==> flow/design.v <==
`timescale 1ns / 1ps
module CPU_Set(
    input CLK,
	 input reset,
	 input [15:0]camera,
	 input [15:0] move_command,
	 input [15:0] data_out,
	 output reg [23:0] memory_location,
	 output reg [15:0] memory_input,
	 output reg [127:0] display,
	 output reg write_memory
    );
    parameter [14:0] termination_line = 15'd22;
	 parameter [4:0] stall = 5'd0;
    parameter [4:0] store = 5'd1;
    parameter [4:0] add = 5'd2;
    parameter [4:0] sub = 5'd3;
    parameter [4:0] move = 5'd4;
    parameter [4:0] sll = 5'd5;
    parameter [4:0] srl = 5'd6;
    parameter [4:0] load_hi_reg = 5'd7;
    parameter [4:0] load_lo_reg = 5'd8;
    parameter [4:0] jump = 5'd9;
    parameter [4:0] set_servo = 5'd10;
    parameter [4:0] load_cam = 5'd11;
    parameter [4:0] move_buffer = 5'd12;
    parameter [4:0] bne = 5'd13;
    parameter [4:0] beq = 5'd14;
    parameter [4:0] slt = 5'd15;
    parameter [4:0] AND = 5'd16;
    parameter [4:0] OR = 5'd17;
    parameter [4:0] NOT = 5'd18;
    parameter [4:0] load = 5'd19;
    parameter [4:0] loadl = 5'd20;
    parameter [4:0] storel = 5'd21;
    parameter [1:0] phase0 = 2'b00;
    parameter [1:0] phase1 = 2'b01;
    parameter [1:0] phase2 = 2'b10;
    parameter [2:0] reg0 = 3'b000;
    parameter [2:0] reg1 = 3'b001;
    parameter [2:0] reg2 = 3'b010;
    parameter [2:0] reg3 = 3'b011;
    parameter [2:0] reg4 = 3'b100;
    parameter [2:0] reg5 = 3'b101;
    parameter [2:0] reg6 = 3'b110;    
	 reg [15:0] word;
	 reg [14:0] pc_counter;
	 reg [7:0] right_servo;  
	 reg [7:0] left_servo;
	 reg [7:0] hi_part;
	 reg [2:0] reg_to_store;
	 reg [1:0] phase;
	 reg memory_flag;
	 reg memory_ready;
	 reg load_store;  
	 reg [15:0] r0;
	 reg [15:0] r1;
	 reg [15:0] r2;
	 reg [15:0] r3;
	 reg [15:0] r4;
	 reg [15:0] r5;
	 reg [15:0] r6;
	 reg [15:0] r7;
	 reg [15:0] tempA;
	 reg [15:0] tempB;
	 reg [10:0] jump_amount;  
	 always@(posedge CLK)
	 begin 
		if(reset)
		begin
			word <= 16'b0;
			pc_counter <= 15'b0;
			right_servo <= 8'b0;
			left_servo <= 8'b0;
			hi_part <= 8'b0;
			reg_to_store <= 3'b0;
			phase <= 2'b11;
			memory_flag <= 1'b0;
			memory_ready <= 1'b0;
			write_memory <= 1'b0;
			load_store <= 1'b1;
			r0 <= 16'b0;
			r1 <= 16'b0;
			r2 <= 16'b0;
			r3 <= 16'b0;
			r4 <= 16'b0;
			r5 <= 16'b0;
			r6 <= 16'b0;
			r7 <= 16'b0;
			jump_amount <= 11'b0;
			memory_location <= 24'b0;
			memory_input <= 16'b0;
			display <= 128'b0;
		end
		else
		begin
		if(pc_counter > termination_line )
            phase <= phase0;
		else
			phase <= phase + 1'b1;	
        case(phase) 
            phase0:
            begin 
					word <= data_out;
					if(memory_flag)
					begin
					  case(reg_to_store)
							reg0: memory_input <= r0;
							reg1:	memory_input <= r1;
							reg2:	memory_input <= r2;
							reg3:	memory_input <= r3;
							reg4:	memory_input <= r4;
							reg5:	memory_input <= r5;
							reg6:	memory_input <= r6;
							default: memory_input <= r7;
					  endcase	
					  memory_ready <= 1'b1;
					end
					else if(data_out[15:11] == loadl)
					begin
						memory_location <= {16'b0, data_out[7:0]};
						memory_ready <= 1'b1;
						reg_to_store <= data_out[10:8];
						load_store <= 1'b1;
					end
					else if(data_out[15:11] == storel)
					begin
						memory_location <= {16'b0, data_out[7:0]};
						memory_ready <= 1'b1;
						load_store <= 1'b0;
						write_memory <= 1'b1;
						case(data_out[10:8])
							reg0: memory_input <= r0;
							reg1:	memory_input <= r1;
							reg2:	memory_input <= r2;
							reg3:	memory_input <= r3;
							reg4:	memory_input <= r4;
							reg5:	memory_input <= r5;
							reg6:	memory_input <= r6;
							default: memory_input <= r7;
					  endcase	
					end
            end
            phase1:
            begin
                if(memory_flag)
                begin
                  write_memory <= ~(load_store);
						memory_location <= {hi_part,word};
						hi_part <= 1'b0;
						memory_flag <= 1'b0;
                end
                else 
                begin
						case(word[15:11])  
							load:
							begin
								 memory_flag <= 1'b1;
								 load_store <= 1'b1;
								 reg_to_store <= word[10:8];
								 hi_part <= word[7:0];
							end
							store:
							begin
								 memory_flag <= 1'b1;
								 load_store <= 1'b0;
								 reg_to_store <= word[10:8];
								 hi_part <= word[7:0];
							end
							add:
							begin
								 case(word[7:5]) 
									  reg0: tempA = r0; 
									  reg1: tempA = r1; 
									  reg2: tempA = r2; 
									  reg3: tempA = r3; 
									  reg4: tempA = r4; 
									  reg5: tempA = r5; 
									  reg6: tempA = r6; 
									  default: tempA = r7;
								 endcase					
								 case(word[4:2]) 
									  reg0: tempB = r0; 
									  reg1: tempB = r1; 
									  reg2: tempB = r2; 
									  reg3: tempB = r3; 
									  reg4: tempB = r4; 
									  reg5: tempB = r5; 
									  reg6: tempB = r6; 
									  default: tempB = r7;
								 endcase					
								 case(word[10:8]) 
									  reg0: r0 <= tempA + tempB;  
									  reg1: r1 <= tempA + tempB;
									  reg2: r2 <= tempA + tempB;
									  reg3: r3 <= tempA + tempB;
									  reg4: r4 <= tempA + tempB;
									  reg5: r5 <= tempA + tempB;
									  reg6: r6 <= tempA + tempB;
									  default: r7 <= tempA + tempB;
								 endcase					
							end
							sub:
							begin
								 case(word[7:5]) 
									  reg0: tempA = r0; 
									  reg1: tempA = r1; 
									  reg2: tempA = r2; 
									  reg3: tempA = r3; 
									  reg4: tempA = r4; 
									  reg5: tempA = r5; 
									  reg6: tempA = r6; 
									  default: tempA = r7;
								 endcase					
								 case(word[4:2]) 
									  reg0: tempB= r0; 
									  reg1: tempB = r1; 
									  reg2: tempB = r2; 
									  reg3: tempB = r3; 
									  reg4: tempB = r4; 
									  reg5: tempB = r5; 
									  reg6: tempB = r6; 
									  default: tempB = r7;
								 endcase					
								 case(word[10:8]) 
									  reg0: r0 <= tempA - tempB;  
									  reg1: r1 <= tempA - tempB;
									  reg2: r2 <= tempA - tempB;
									  reg3: r3 <= tempA - tempB;
									  reg4: r4 <= tempA - tempB;
									  reg5: r5 <= tempA - tempB;
									  reg6: r6 <= tempA - tempB;
									  default: r7 <= tempA - tempB;
								 endcase
							end
							move:
							begin
								 case(word[7:5]) 
									  reg0: tempA = r0; 
									  reg1: tempA = r1; 
									  reg2: tempA = r2; 
									  reg3: tempA = r3; 
									  reg4: tempA = r4; 
									  reg5: tempA = r5; 
									  reg6: tempA = r6; 
									  default: tempA = r7;
								 endcase					
								 case(word[10:8]) 
									  reg0: r0 <= tempA;
									  reg1: r1 <= tempA;
									  reg2: r2 <= tempA;
									  reg3: r3 <= tempA;
									  reg4: r4 <= tempA;
									  reg5: r5 <= tempA;
									  reg6: r6 <= tempA;
									  default: r7 <= tempA;
								 endcase
							end
							sll:
							begin
								 case(word[7:5]) 
									  reg0: tempA = r0 << word[4:1]; 
									  reg1: tempA = r1 << word[4:1]; 
									  reg2: tempA = r2 << word[4:1]; 
									  reg3: tempA = r3 << word[4:1]; 
									  reg4: tempA = r4 << word[4:1]; 
									  reg5: tempA = r5 << word[4:1]; 
									  reg6: tempA = r6 << word[4:1]; 
									  default: tempA = r7 << word[4:1];
								 endcase					
								 case(word[10:8]) 
									  reg0: r0 <= tempA;
									  reg1: r1 <= tempA;
									  reg2: r2 <= tempA;
									  reg3: r3 <= tempA;
									  reg4: r4 <= tempA;
									  reg5: r5 <= tempA;
									  reg6: r6 <= tempA;
									  default: r7 <= tempA;
								 endcase
							end
							srl:
							begin
								 case(word[7:5]) 
									  reg0: tempA = r0 >> word[4:1]; 
									  reg1: tempA = r1 >> word[4:1]; 
									  reg2: tempA = r2 >> word[4:1]; 
									  reg3: tempA = r3 >> word[4:1]; 
									  reg4: tempA = r4 >> word[4:1]; 
									  reg5: tempA = r5 >> word[4:1]; 
									  reg6: tempA = r6 >> word[4:1]; 
									  default: tempA = r7 >> word[4:1];
								 endcase					
								 case(word[10:8]) 
									  reg0: r0 <= tempA;
									  reg1: r1 <= tempA;
									  reg2: r2 <= tempA;
									  reg3: r3 <= tempA;
									  reg4: r4 <= tempA;
									  reg5: r5 <= tempA;
									  reg6: r6 <= tempA;
									  default: r7 <= tempA;
								 endcase
							end
							load_hi_reg:
							begin
								 case(word[10:8]) 
									  reg0: r0[15:8] <= word[7:0];
									  reg1: r1[15:8] <= word[7:0];
									  reg2: r2[15:8] <= word[7:0];
									  reg3: r3[15:8] <= word[7:0];
									  reg4: r4[15:8] <= word[7:0];
									  reg5: r5[15:8] <= word[7:0];
									  reg6: r6[15:8] <= word[7:0];
									  default: r7[15:8] <= word[7:0];
								 endcase
							end
							load_lo_reg:
							begin
								 case(word[10:8]) 
									  reg0: r0[7:0] <= word[7:0];
									  reg1: r1[7:0] <= word[7:0];
									  reg2: r2[7:0] <= word[7:0];
									  reg3: r3[7:0] <= word[7:0];
									  reg4: r4[7:0] <= word[7:0];
									  reg5: r5[7:0] <= word[7:0];
									  reg6: r6[7:0] <= word[7:0];
									  default: r7[7:0] <= word[7:0];
								 endcase
							end
							jump:
							begin
								 jump_amount <= word[10:0];
							end
							set_servo:
							begin
								 case(word[10:8]) 
									  reg0:
									  begin
											right_servo <= r0[7:0];
											left_servo <= r0[15:8];
									  end
									  reg1:
									  begin
											right_servo <= r1[7:0];
											left_servo <= r1[15:8];
									  end
									  reg2:
									  begin
											right_servo <= r2[7:0];
											left_servo <= r2[15:8];
									  end
									  reg3:
									  begin
											right_servo <= r3[7:0];
											left_servo <= r3[15:8];
									  end
									  reg4:
									  begin
											right_servo <= r4[7:0];
											left_servo <= r4[15:8];
									  end
									  reg5:
									  begin
											right_servo <= r5[7:0];
											left_servo <= r5[15:8];
									  end
									  reg6:
									  begin
											right_servo <= r6[7:0];
											left_servo <= r6[15:8];
									  end
									  default:
									  begin
											right_servo <= r7[7:0];
											left_servo <= r7[15:8];
									  end
								 endcase
							end
							load_cam:
							begin
								 case(word[10:8]) 
									  reg0: r0 <= camera;
									  reg1: r1 <= camera;
									  reg2: r2 <= camera;
									  reg3: r3 <= camera;
									  reg4: r4 <= camera;
									  reg5: r5 <= camera;
									  reg6: r6 <= camera;
									  default: r7 <= camera;
								 endcase
							end
							move_buffer:
							begin
								 case(word[10:8]) 
									  reg0: r0 <= move_command;
									  reg1: r1 <= move_command;
									  reg2: r2 <= move_command;
									  reg3: r3 <= move_command;
									  reg4: r4 <= move_command;
									  reg5: r5 <= move_command;
									  reg6: r6 <= move_command;
									  default: r7 <= move_command;
								 endcase
							end
							bne:
							begin
								 case(word[10:8]) 
									  reg0: tempA = r0; 
									  reg1: tempA = r1; 
									  reg2: tempA = r2; 
									  reg3: tempA = r3; 
									  reg4: tempA = r4; 
									  reg5: tempA = r5; 
									  reg6: tempA = r6; 
									  default: tempA = r7;
								 endcase					
								 case(word[7:5]) 
									  reg0: tempB= r0; 
									  reg1: tempB = r1; 
									  reg2: tempB = r2; 
									  reg3: tempB = r3; 
									  reg4: tempB = r4; 
									  reg5: tempB = r5; 
									  reg6: tempB = r6; 
									  default: tempB = r7;
								 endcase		
								 if(tempA != tempB)
								 begin
									  jump_amount <= {6'b0, word[4:0]};
								 end
								 else
								 begin
									  jump_amount <= 11'b0;
								 end
							end
							beq:
							begin
								 case(word[10:8]) 
									  reg0: tempA = r0; 
									  reg1: tempA = r1; 
									  reg2: tempA = r2; 
									  reg3: tempA = r3; 
									  reg4: tempA = r4; 
									  reg5: tempA = r5; 
									  reg6: tempA = r6; 
									  default: tempA = r7;
								 endcase					
								 case(word[7:5]) 
									  reg0: tempB = r0; 
									  reg1: tempB = r1; 
									  reg2: tempB = r2; 
									  reg3: tempB = r3; 
									  reg4: tempB = r4; 
									  reg5: tempB = r5; 
									  reg6: tempB = r6; 
									  default: tempB = r7;
								 endcase		
								 if(tempA == tempB)
								 begin
									  jump_amount <= {6'b0 , word[4:0]};
								 end
								 else
								 begin
									  jump_amount <= 11'b0;
								 end
							end
							slt:
							begin
								 case(word[7:5]) 
									  reg0: tempA = r0; 
									  reg1: tempA = r1; 
									  reg2: tempA = r2; 
									  reg3: tempA = r3; 
									  reg4: tempA = r4; 
									  reg5: tempA = r5; 
									  reg6: tempA = r6; 
									  default: tempA = r7;
								 endcase					
								 case(word[4:2]) 
									  reg0: tempB = r0; 
									  reg1: tempB = r1; 
									  reg2: tempB = r2; 
									  reg3: tempB = r3; 
									  reg4: tempB = r4; 
									  reg5: tempB = r5; 
									  reg6: tempB = r6; 
									  default: tempB = r7;
								 endcase		
								 case(word[10:8]) 
									  reg0: r0 <= tempA < tempB;
									  reg1: r1 <= tempA < tempB;
									  reg2: r2 <= tempA < tempB;
									  reg3: r3 <= tempA < tempB;
									  reg4: r4 <= tempA < tempB;
									  reg5: r5 <= tempA < tempB;
									  reg6: r6 <= tempA < tempB;
									  default: r7 <= tempA < tempB;
								 endcase
							end
							AND:
							begin
								 case(word[7:5]) 
									  reg0: tempA = r0; 
									  reg1: tempA = r1; 
									  reg2: tempA = r2; 
									  reg3: tempA = r3; 
									  reg4: tempA = r4; 
									  reg5: tempA = r5; 
									  reg6: tempA = r6; 
									  default: tempA = r7;
								 endcase					
								 case(word[4:2]) 
									  reg0: tempB = r0; 
									  reg1: tempB = r1; 
									  reg2: tempB = r2; 
									  reg3: tempB = r3; 
									  reg4: tempB = r4; 
									  reg5: tempB = r5; 
									  reg6: tempB = r6; 
									  default: tempB = r7;
								 endcase		
								 case(word[10:8]) 
									  reg0: r0 <= tempA & tempB;
									  reg1: r1 <= tempA & tempB;
									  reg2: r2 <= tempA & tempB;
									  reg3: r3 <= tempA & tempB;
									  reg4: r4 <= tempA & tempB;
									  reg5: r5 <= tempA & tempB;
									  reg6: r6 <= tempA & tempB;
									  default: r7 <= tempA & tempB;
								 endcase
							end
							OR:
							begin
								 case(word[7:5]) 
									  reg0: tempA = r0; 
									  reg1: tempA = r1; 
									  reg2: tempA = r2; 
									  reg3: tempA = r3; 
									  reg4: tempA = r4; 
									  reg5: tempA = r5; 
									  reg6: tempA = r6; 
									  default: tempA = r7;
								 endcase					
								 case(word[4:2]) 
									  reg0: tempB = r0; 
									  reg1: tempB = r1; 
									  reg2: tempB = r2; 
									  reg3: tempB = r3; 
									  reg4: tempB = r4; 
									  reg5: tempB = r5; 
									  reg6: tempB = r6; 
									  default: tempB = r7;
								 endcase		
								 case(word[10:8]) 
									  reg0: r0 <= tempA | tempB;
									  reg1: r1 <= tempA | tempB;
									  reg2: r2 <= tempA | tempB;
									  reg3: r3 <= tempA | tempB;
									  reg4: r4 <= tempA | tempB;
									  reg5: r5 <= tempA | tempB;
									  reg6: r6 <= tempA | tempB;
									  default: r7 <= tempA | tempB;
								 endcase
							end
							NOT:
							begin
								 case(word[7:5]) 
									  reg0: tempA = r0; 
									  reg1: tempA = r1; 
									  reg2: tempA = r2; 
									  reg3: tempA = r3; 
									  reg4: tempA = r4; 
									  reg5: tempA = r5; 
									  reg6: tempA = r6; 
									  default: tempA = r7;
								 endcase
								 case(word[10:8]) 
									  reg0: r0 <= ~(tempA);
									  reg1: r1 <= ~(tempA);
									  reg2: r2 <= ~(tempA);
									  reg3: r3 <= ~(tempA);
									  reg4: r4 <= ~(tempA);
									  reg5: r5 <= ~(tempA);
									  reg6: r6 <= ~(tempA);
									  default: r7 <= ~(tempA);
								 endcase
							end
							storel:
							begin
								write_memory <= 1'b0;
							end
							default:
							begin
							end
						endcase
               end
            end
            phase2:
				begin
					write_memory <= 1'b0;
					if (memory_ready && load_store)
					begin
						memory_ready <= 1'b0;
						case(reg_to_store)
							reg0: r0 <= data_out;
							reg1:	r1 <= data_out;
							reg2:	r2 <= data_out;
							reg3:	r3 <= data_out;
							reg4:	r4 <= data_out;
							reg5:	r5 <= data_out;
							reg6:	r6 <= data_out;
							default: r7 <= data_out;
						endcase
					end
					if(jump_amount > 1'b0)
					begin
						if(jump_amount[0] == 1'b1)
						begin
							memory_location <= {9'b0,pc_counter - jump_amount[10:1]};
							pc_counter <= pc_counter - jump_amount[10:1];
						end
						else
						begin
							memory_location <= {9'b0,pc_counter + jump_amount[10:1]};
							pc_counter <= pc_counter + jump_amount[10:1];
						end
						jump_amount <= 11'b0;
					end
					else
					begin
						memory_location <= {9'b0,pc_counter + 1'b1};
						pc_counter <= pc_counter + 1'b1;
					end
				end
            default:  
            begin
					display <= {r7,r6,r5,r4,r3,r2,r1,r0};
            end				
        endcase
	 end
		end
endmodule
From RTL to reports: CPU_Set
Tool output for the design above, in the order of the flow.
Lines are those of the file above, counted from 1.
Operators: Yosys type, input widths -> output width; for muxes data width and select width s.
A cell with -- has no value.

design
  top = CPU_Set
  clock = CLK
  standard-cell library = sky130hd
  corner = tt_025C_1v80

Elaborated design
Yosys after proc, flatten, opt, wreduce and memory -nomap, before mapping. Memory bits, and registers merged into a memory's read port (data or address), are not among the register bits. Print and check cells are not counted.

word-level totals
  flip-flop bits (word level) = 355
  bits in latches = 0
  memory bits (writable) = 0
  ROM bits = 0
  clocked read ports x word width = 0
  memories kept = 0
  input port bits = 50
  output and inout port bits = 169
  cells after elaboration = 658

operators by class
  $add $sub $neg = 6
  multipliers = 0
  divide/modulo/power cells = 0
  order comparisons = 3
  equal/unequal tests = 184
  shift-type cells = 16
  multiplexer cells = 375
  bitwise gates (word level) = 4
  reduce/logical cells = 41

operator list
  operator              number
  $mux 8                234
  $pmux 8 s12           16
  $mux 16               63
  $pmux 16 s7           7
  $ne 3x3->1 const B    107
  $reduce_and 17->1     16
  $pmux 8 s2            16
  $shl 16x4->16         8
  $shr 16x4->16         8
  $mux 24               4
  $pmux 24 s3           1
  $mux 15               4
  $eq 3x3->1 const B    15
  $ne 2x2->1 const B    18
  $eq 5x4->1 const B    7
  $eq 5x5->1 const B    7
  $pmux 11 s3           1
  $eq 3x2->1 const B    10
  $ne 13x13->1 const B  2
  $pmux 11 s2           1
  $mux 11               2
  $eq 5x3->1 const B    4
  $add 16x16->16        1
  $sub 16x16->16        1
  $lt 16x16->1          1
  $eq 16x16->1          1
  $ne 16x16->1          1
  $and 16x16->16        1

Not listed: further kinds 34, cells in them 72.

Depth
Longest topological path by Yosys (ltp), each cell counted once; first at word level (registers and memories cut), then after technology mapping (sequential cells cut; the memories' decode and read muxes count).

logic depth
  word-level depth = 11
  ABC_AREA = 0
  gate-level depth with buffers = 22
  gate-level depth less buffers = 19

Mapped cells and area
Source: synth_stat.txt of the flow (Yosys; design flattened, memories mapped). It holds for the ABC_AREA given above (unset counts as 0); a run with the other value may have another netlist.

synthesis totals
  standard cells after synthesis = 3610
  synthesis area = 27936.8 um^2
  mapped flip-flops = 355
  buffers = 394

cell types
  cell                       number  area in all (um^2)
  sky130_fd_sc_hd__dfxtp_1   355     7.11E+03
  sky130_fd_sc_hd__mux2i_1   240     2.4E+03
  sky130_fd_sc_hd__nor2_1    412     1.55E+03
  sky130_fd_sc_hd__mux4_2    56      1261.21
  sky130_fd_sc_hd__o21ai_0   249     1.25E+03
  sky130_fd_sc_hd__clkbuf_1  281     1.05E+03
  sky130_fd_sc_hd__a21oi_1   208     1.04E+03
  sky130_fd_sc_hd__nand3_1   206     1.03E+03
  sky130_fd_sc_hd__ha_1      67      838.304
  sky130_fd_sc_hd__nand2_1   222     833.299
  sky130_fd_sc_hd__mux2_2    62      698.17
  sky130_fd_sc_hd__a31oi_1   60      375.36
  sky130_fd_sc_hd__nor3_1    75      375.36
  sky130_fd_sc_hd__a221oi_1  40      350.336
  sky130_fd_sc_hd__a211oi_1  44      330.317
  sky130_fd_sc_hd__a22oi_1   44      330.317
  sky130_fd_sc_hd__xnor2_1   37      324.061
  sky130_fd_sc_hd__inv_1     85      319.056

Not listed: further types 79, cells in them 867.

Worst setup path after synthesis
OpenSTA on the mapped netlist: ideal clock, no wires. The path of least setup slack (recovery checks aside). Input and output delay are each 20% of the period. Register names are those of the netlist, which keeps one name where synthesis merged equal registers.

path after synthesis
  kind = reg-to-reg
  from = reg word[2]
  to = reg r2[0]
  clock period = 10000 ps
  arrival = 4881 ps
  required time = 9883 ps
  path slack = 5002 ps
  delay of the path = 4998 ps
  stages on the path = 17
  period reached after synthesis = 4998 ps

"delay of the path" = arrival - input delay + setup time.
"stages on the path": output pins that drive a net of the path, with the launching flip-flop's if there is one; two outputs of one cell count as two.
"period reached after synthesis" = period - worst setup slack (recovery checks aside). The figure is calculated, with input and output delays left at 20% of the set period.
The rows between start and end are the longest chain of elaborated cells between them; the timing report does not say that the signal goes this way. Where chains are equally long, one stands for them.
Each line given opens the expression or statement behind the cell; cells for indexed reads and writes are added by Yosys, which also makes memories of some case tables.
A register here has more assigning lines than the two given.

on the way, after synthesis
  path through = sky130_fd_sc_hd__dfxtp_1 sky130_fd_sc_hd__clkbuf_1 sky130_fd_sc_hd__clkbuf_1 sky130_fd_sc_hd__clkbuf_1 sky130_fd_sc_hd__buf_1 sky130_fd_sc_hd__mux4_2 sky130_fd_sc_hd__o221a_2 sky130_fd_sc_hd__ha_1 sky130_fd_sc_hd__clkbuf_1 sky130_fd_sc_hd__or4_1 sky130_fd_sc_hd__or4_1 sky130_fd_sc_hd__a31oi_1 sky130_fd_sc_hd__o311a_1 sky130_fd_sc_hd__nor4_1 sky130_fd_sc_hd__nor4_1 sky130_fd_sc_hd__o311ai_1 sky130_fd_sc_hd__a32o_1
  length of the longest elaborated chain = 11
  elaborated cells on any way between the ends = 61

ends and longest elaborated chain, after synthesis
  what             RTL line  text
  start, declared  46        reg [15:0] word;
  start, assigned  71        word <= 16'b0;
  start, assigned  104       word <= data_out;
  $eq 3x3->1       480       case(word[4:2])
  $pmux 16 s7      480
  $mux 16          155       case(word[15:11])
  $mux 16          146       if(memory_flag)
  $mux 16          101       case(phase)
  $mux 16          69        if(reset)
  $lt 16x16->1     493       reg2: r2 <= tempA < tempB;
  $mux 8           490       case(word[10:8])
  $pmux 8 s12      155
  $mux 8           146
  $pmux 8 s2       101
  end, assigned    195       reg2: r2 <= tempA + tempB;
  end, assigned    228       reg2: r2 <= tempA - tempB;
  end, declared    58        reg [15:0] r2;

Timing after layout
From the final timing report of stored run 1: the path of least setup slack in the routed layout; clock arrival at registers is part of the times.
The report prints the path's times to 10 ps; the period is as set.

path post-layout
  kind = reg-to-reg
  from = reg word[6]
  to = reg r1[15]
  clock period = 6770 ps
  arrival = 6260 ps
  required time = 7200 ps
  path slack = 940 ps
  stages on the path = 14

The rows between start and end are the longest chain of elaborated cells between them; the timing report does not say that the signal goes this way. Where chains are equally long, one stands for them.
A register here has more assigning lines than the two given.

on the way, post-layout
  path through = sky130_fd_sc_hd__dfxtp_4 sky130_fd_sc_hd__buf_4 sky130_fd_sc_hd__clkinv_1 sky130_fd_sc_hd__a221oi_1 sky130_fd_sc_hd__a21oi_1 sky130_fd_sc_hd__ha_1 sky130_fd_sc_hd__o311ai_0 sky130_fd_sc_hd__a221o_1 sky130_fd_sc_hd__nor3_1 sky130_fd_sc_hd__o41ai_1 sky130_fd_sc_hd__mux2i_1 sky130_fd_sc_hd__nor2_1 sky130_fd_sc_hd__nor4_4 sky130_fd_sc_hd__a31oi_1
  length of the longest elaborated chain = 11
  elaborated cells on any way between the ends = 46

ends and longest elaborated chain, post-layout
  what             RTL line  text
  start, declared  46        reg [15:0] word;
  start, assigned  71        word <= 16'b0;
  start, assigned  104       word <= data_out;
  $eq 3x3->1       205       case(word[7:5])
  $pmux 16 s7      205
  $mux 16          155       case(word[15:11])
  $mux 16          146       if(memory_flag)
  $mux 16          101       case(phase)
  $mux 16          69        if(reset)
  $sub 16x16->16   227       reg1: r1 <= tempA - tempB;
  $mux 8           225       case(word[10:8])
  $pmux 8 s12      155
  $mux 8           146
  $pmux 8 s2       101
  end, assigned    194       reg1: r1 <= tempA + tempB;
  end, assigned    227
  end, declared    57        reg [15:0] r1;

Flow measurements of CPU_Set on sky130hd: 5 stored runs with different settings, listed in no order. Input and output delays are each 20% of the period that was set; the output load is 0.01 pF.
"achieved period" means the clock period less the worst setup slack. The figure is calculated, with input and output delays left at 20% of the set period.
By "critical path time" is meant the share of the clock period that the worst setup path is allowed (20% is reserved at inputs, 20% at outputs), minus its slack. Clock arrival times at its registers enter into it.
"total power of the final layout" is the tool's figure for a default switching activity; nothing was simulated.
"critical path time" is known to 10 ps.
Among the settings, . means not set for that run.
Results: . = not shown.

name                                       stored run 1  stored run 2  stored run 3  stored run 4  stored run 5
CORE_UTILIZATION                           36            60            39            38            44
period_ns                                  6.77          10.0          8.13          6.59          6.59
CAP_MARGIN                                 20            15            0             20            20
CORE_MARGIN                                2             2             2             2             2
SLEW_MARGIN                                20            15            0             20            40
CELL_PAD_IN_SITES_DETAIL_PLACEMENT         .             1             .             2             0
CELL_PAD_IN_SITES_GLOBAL_PLACEMENT         .             3             2             .             .
CTS_CLUSTER_DIAMETER                       .             91            .             112           112
CTS_CLUSTER_SIZE                           .             51            .             37            60
CORE_ASPECT_RATIO                          .             .             1.55          .             1.35
GPL_ROUTABILITY_DRIVEN                     .             .             0             0             1
GPL_TIMING_DRIVEN                          .             .             1             1             1
HOLD_SLACK_MARGIN                          .             .             0.11          .             .
MAX_ROUTING_LAYER                          .             .             met4          met4          met5
PLACE_DENSITY                              .             .             0.78          .             .
TNS_END_PERCENT                            .             .             20            .             50
ABC_AREA                                   .             .             .             1             1
PLACE_DENSITY_LB_ADDON                     .             .             .             0.25          0.06
SETUP_SLACK_MARGIN                         .             .             .             0.46          0.46
MIN_ROUTING_LAYER                          .             .             .             .             met2
die outline area (um^2)                    79845.8       .             73841.7       .             .
achieved period (ps)                       5831          .             6530          .             .
total power of the final layout (mW)       16.906        .             13.530        .             .
setup slack of the worst path (ps)         939           .             1600          .             .
total negative slack on setup checks (ps)  0             .             0             .             .
utilization (%)                            42.5          .             45.2          .             .
critical path time (ps)                    5830          .             6530          .             .
worst path kind                            reg-to-reg    .             reg-to-reg    .             .
standard-cell area after layout (um^2)     32770.2       .             32173.4       .             .
chip area after synthesis (Yosys) (um^2)   27936.8       .             27936.8       .             .
final worst hold slack (ps)                450           .             452           .             .

Stored run 2: did not finish, placement stopped with GPL-0301
Stored run 4: did not finish, placement stopped with DPL-0033
Stored run 5: did not finish, routing stopped with GRT-0116
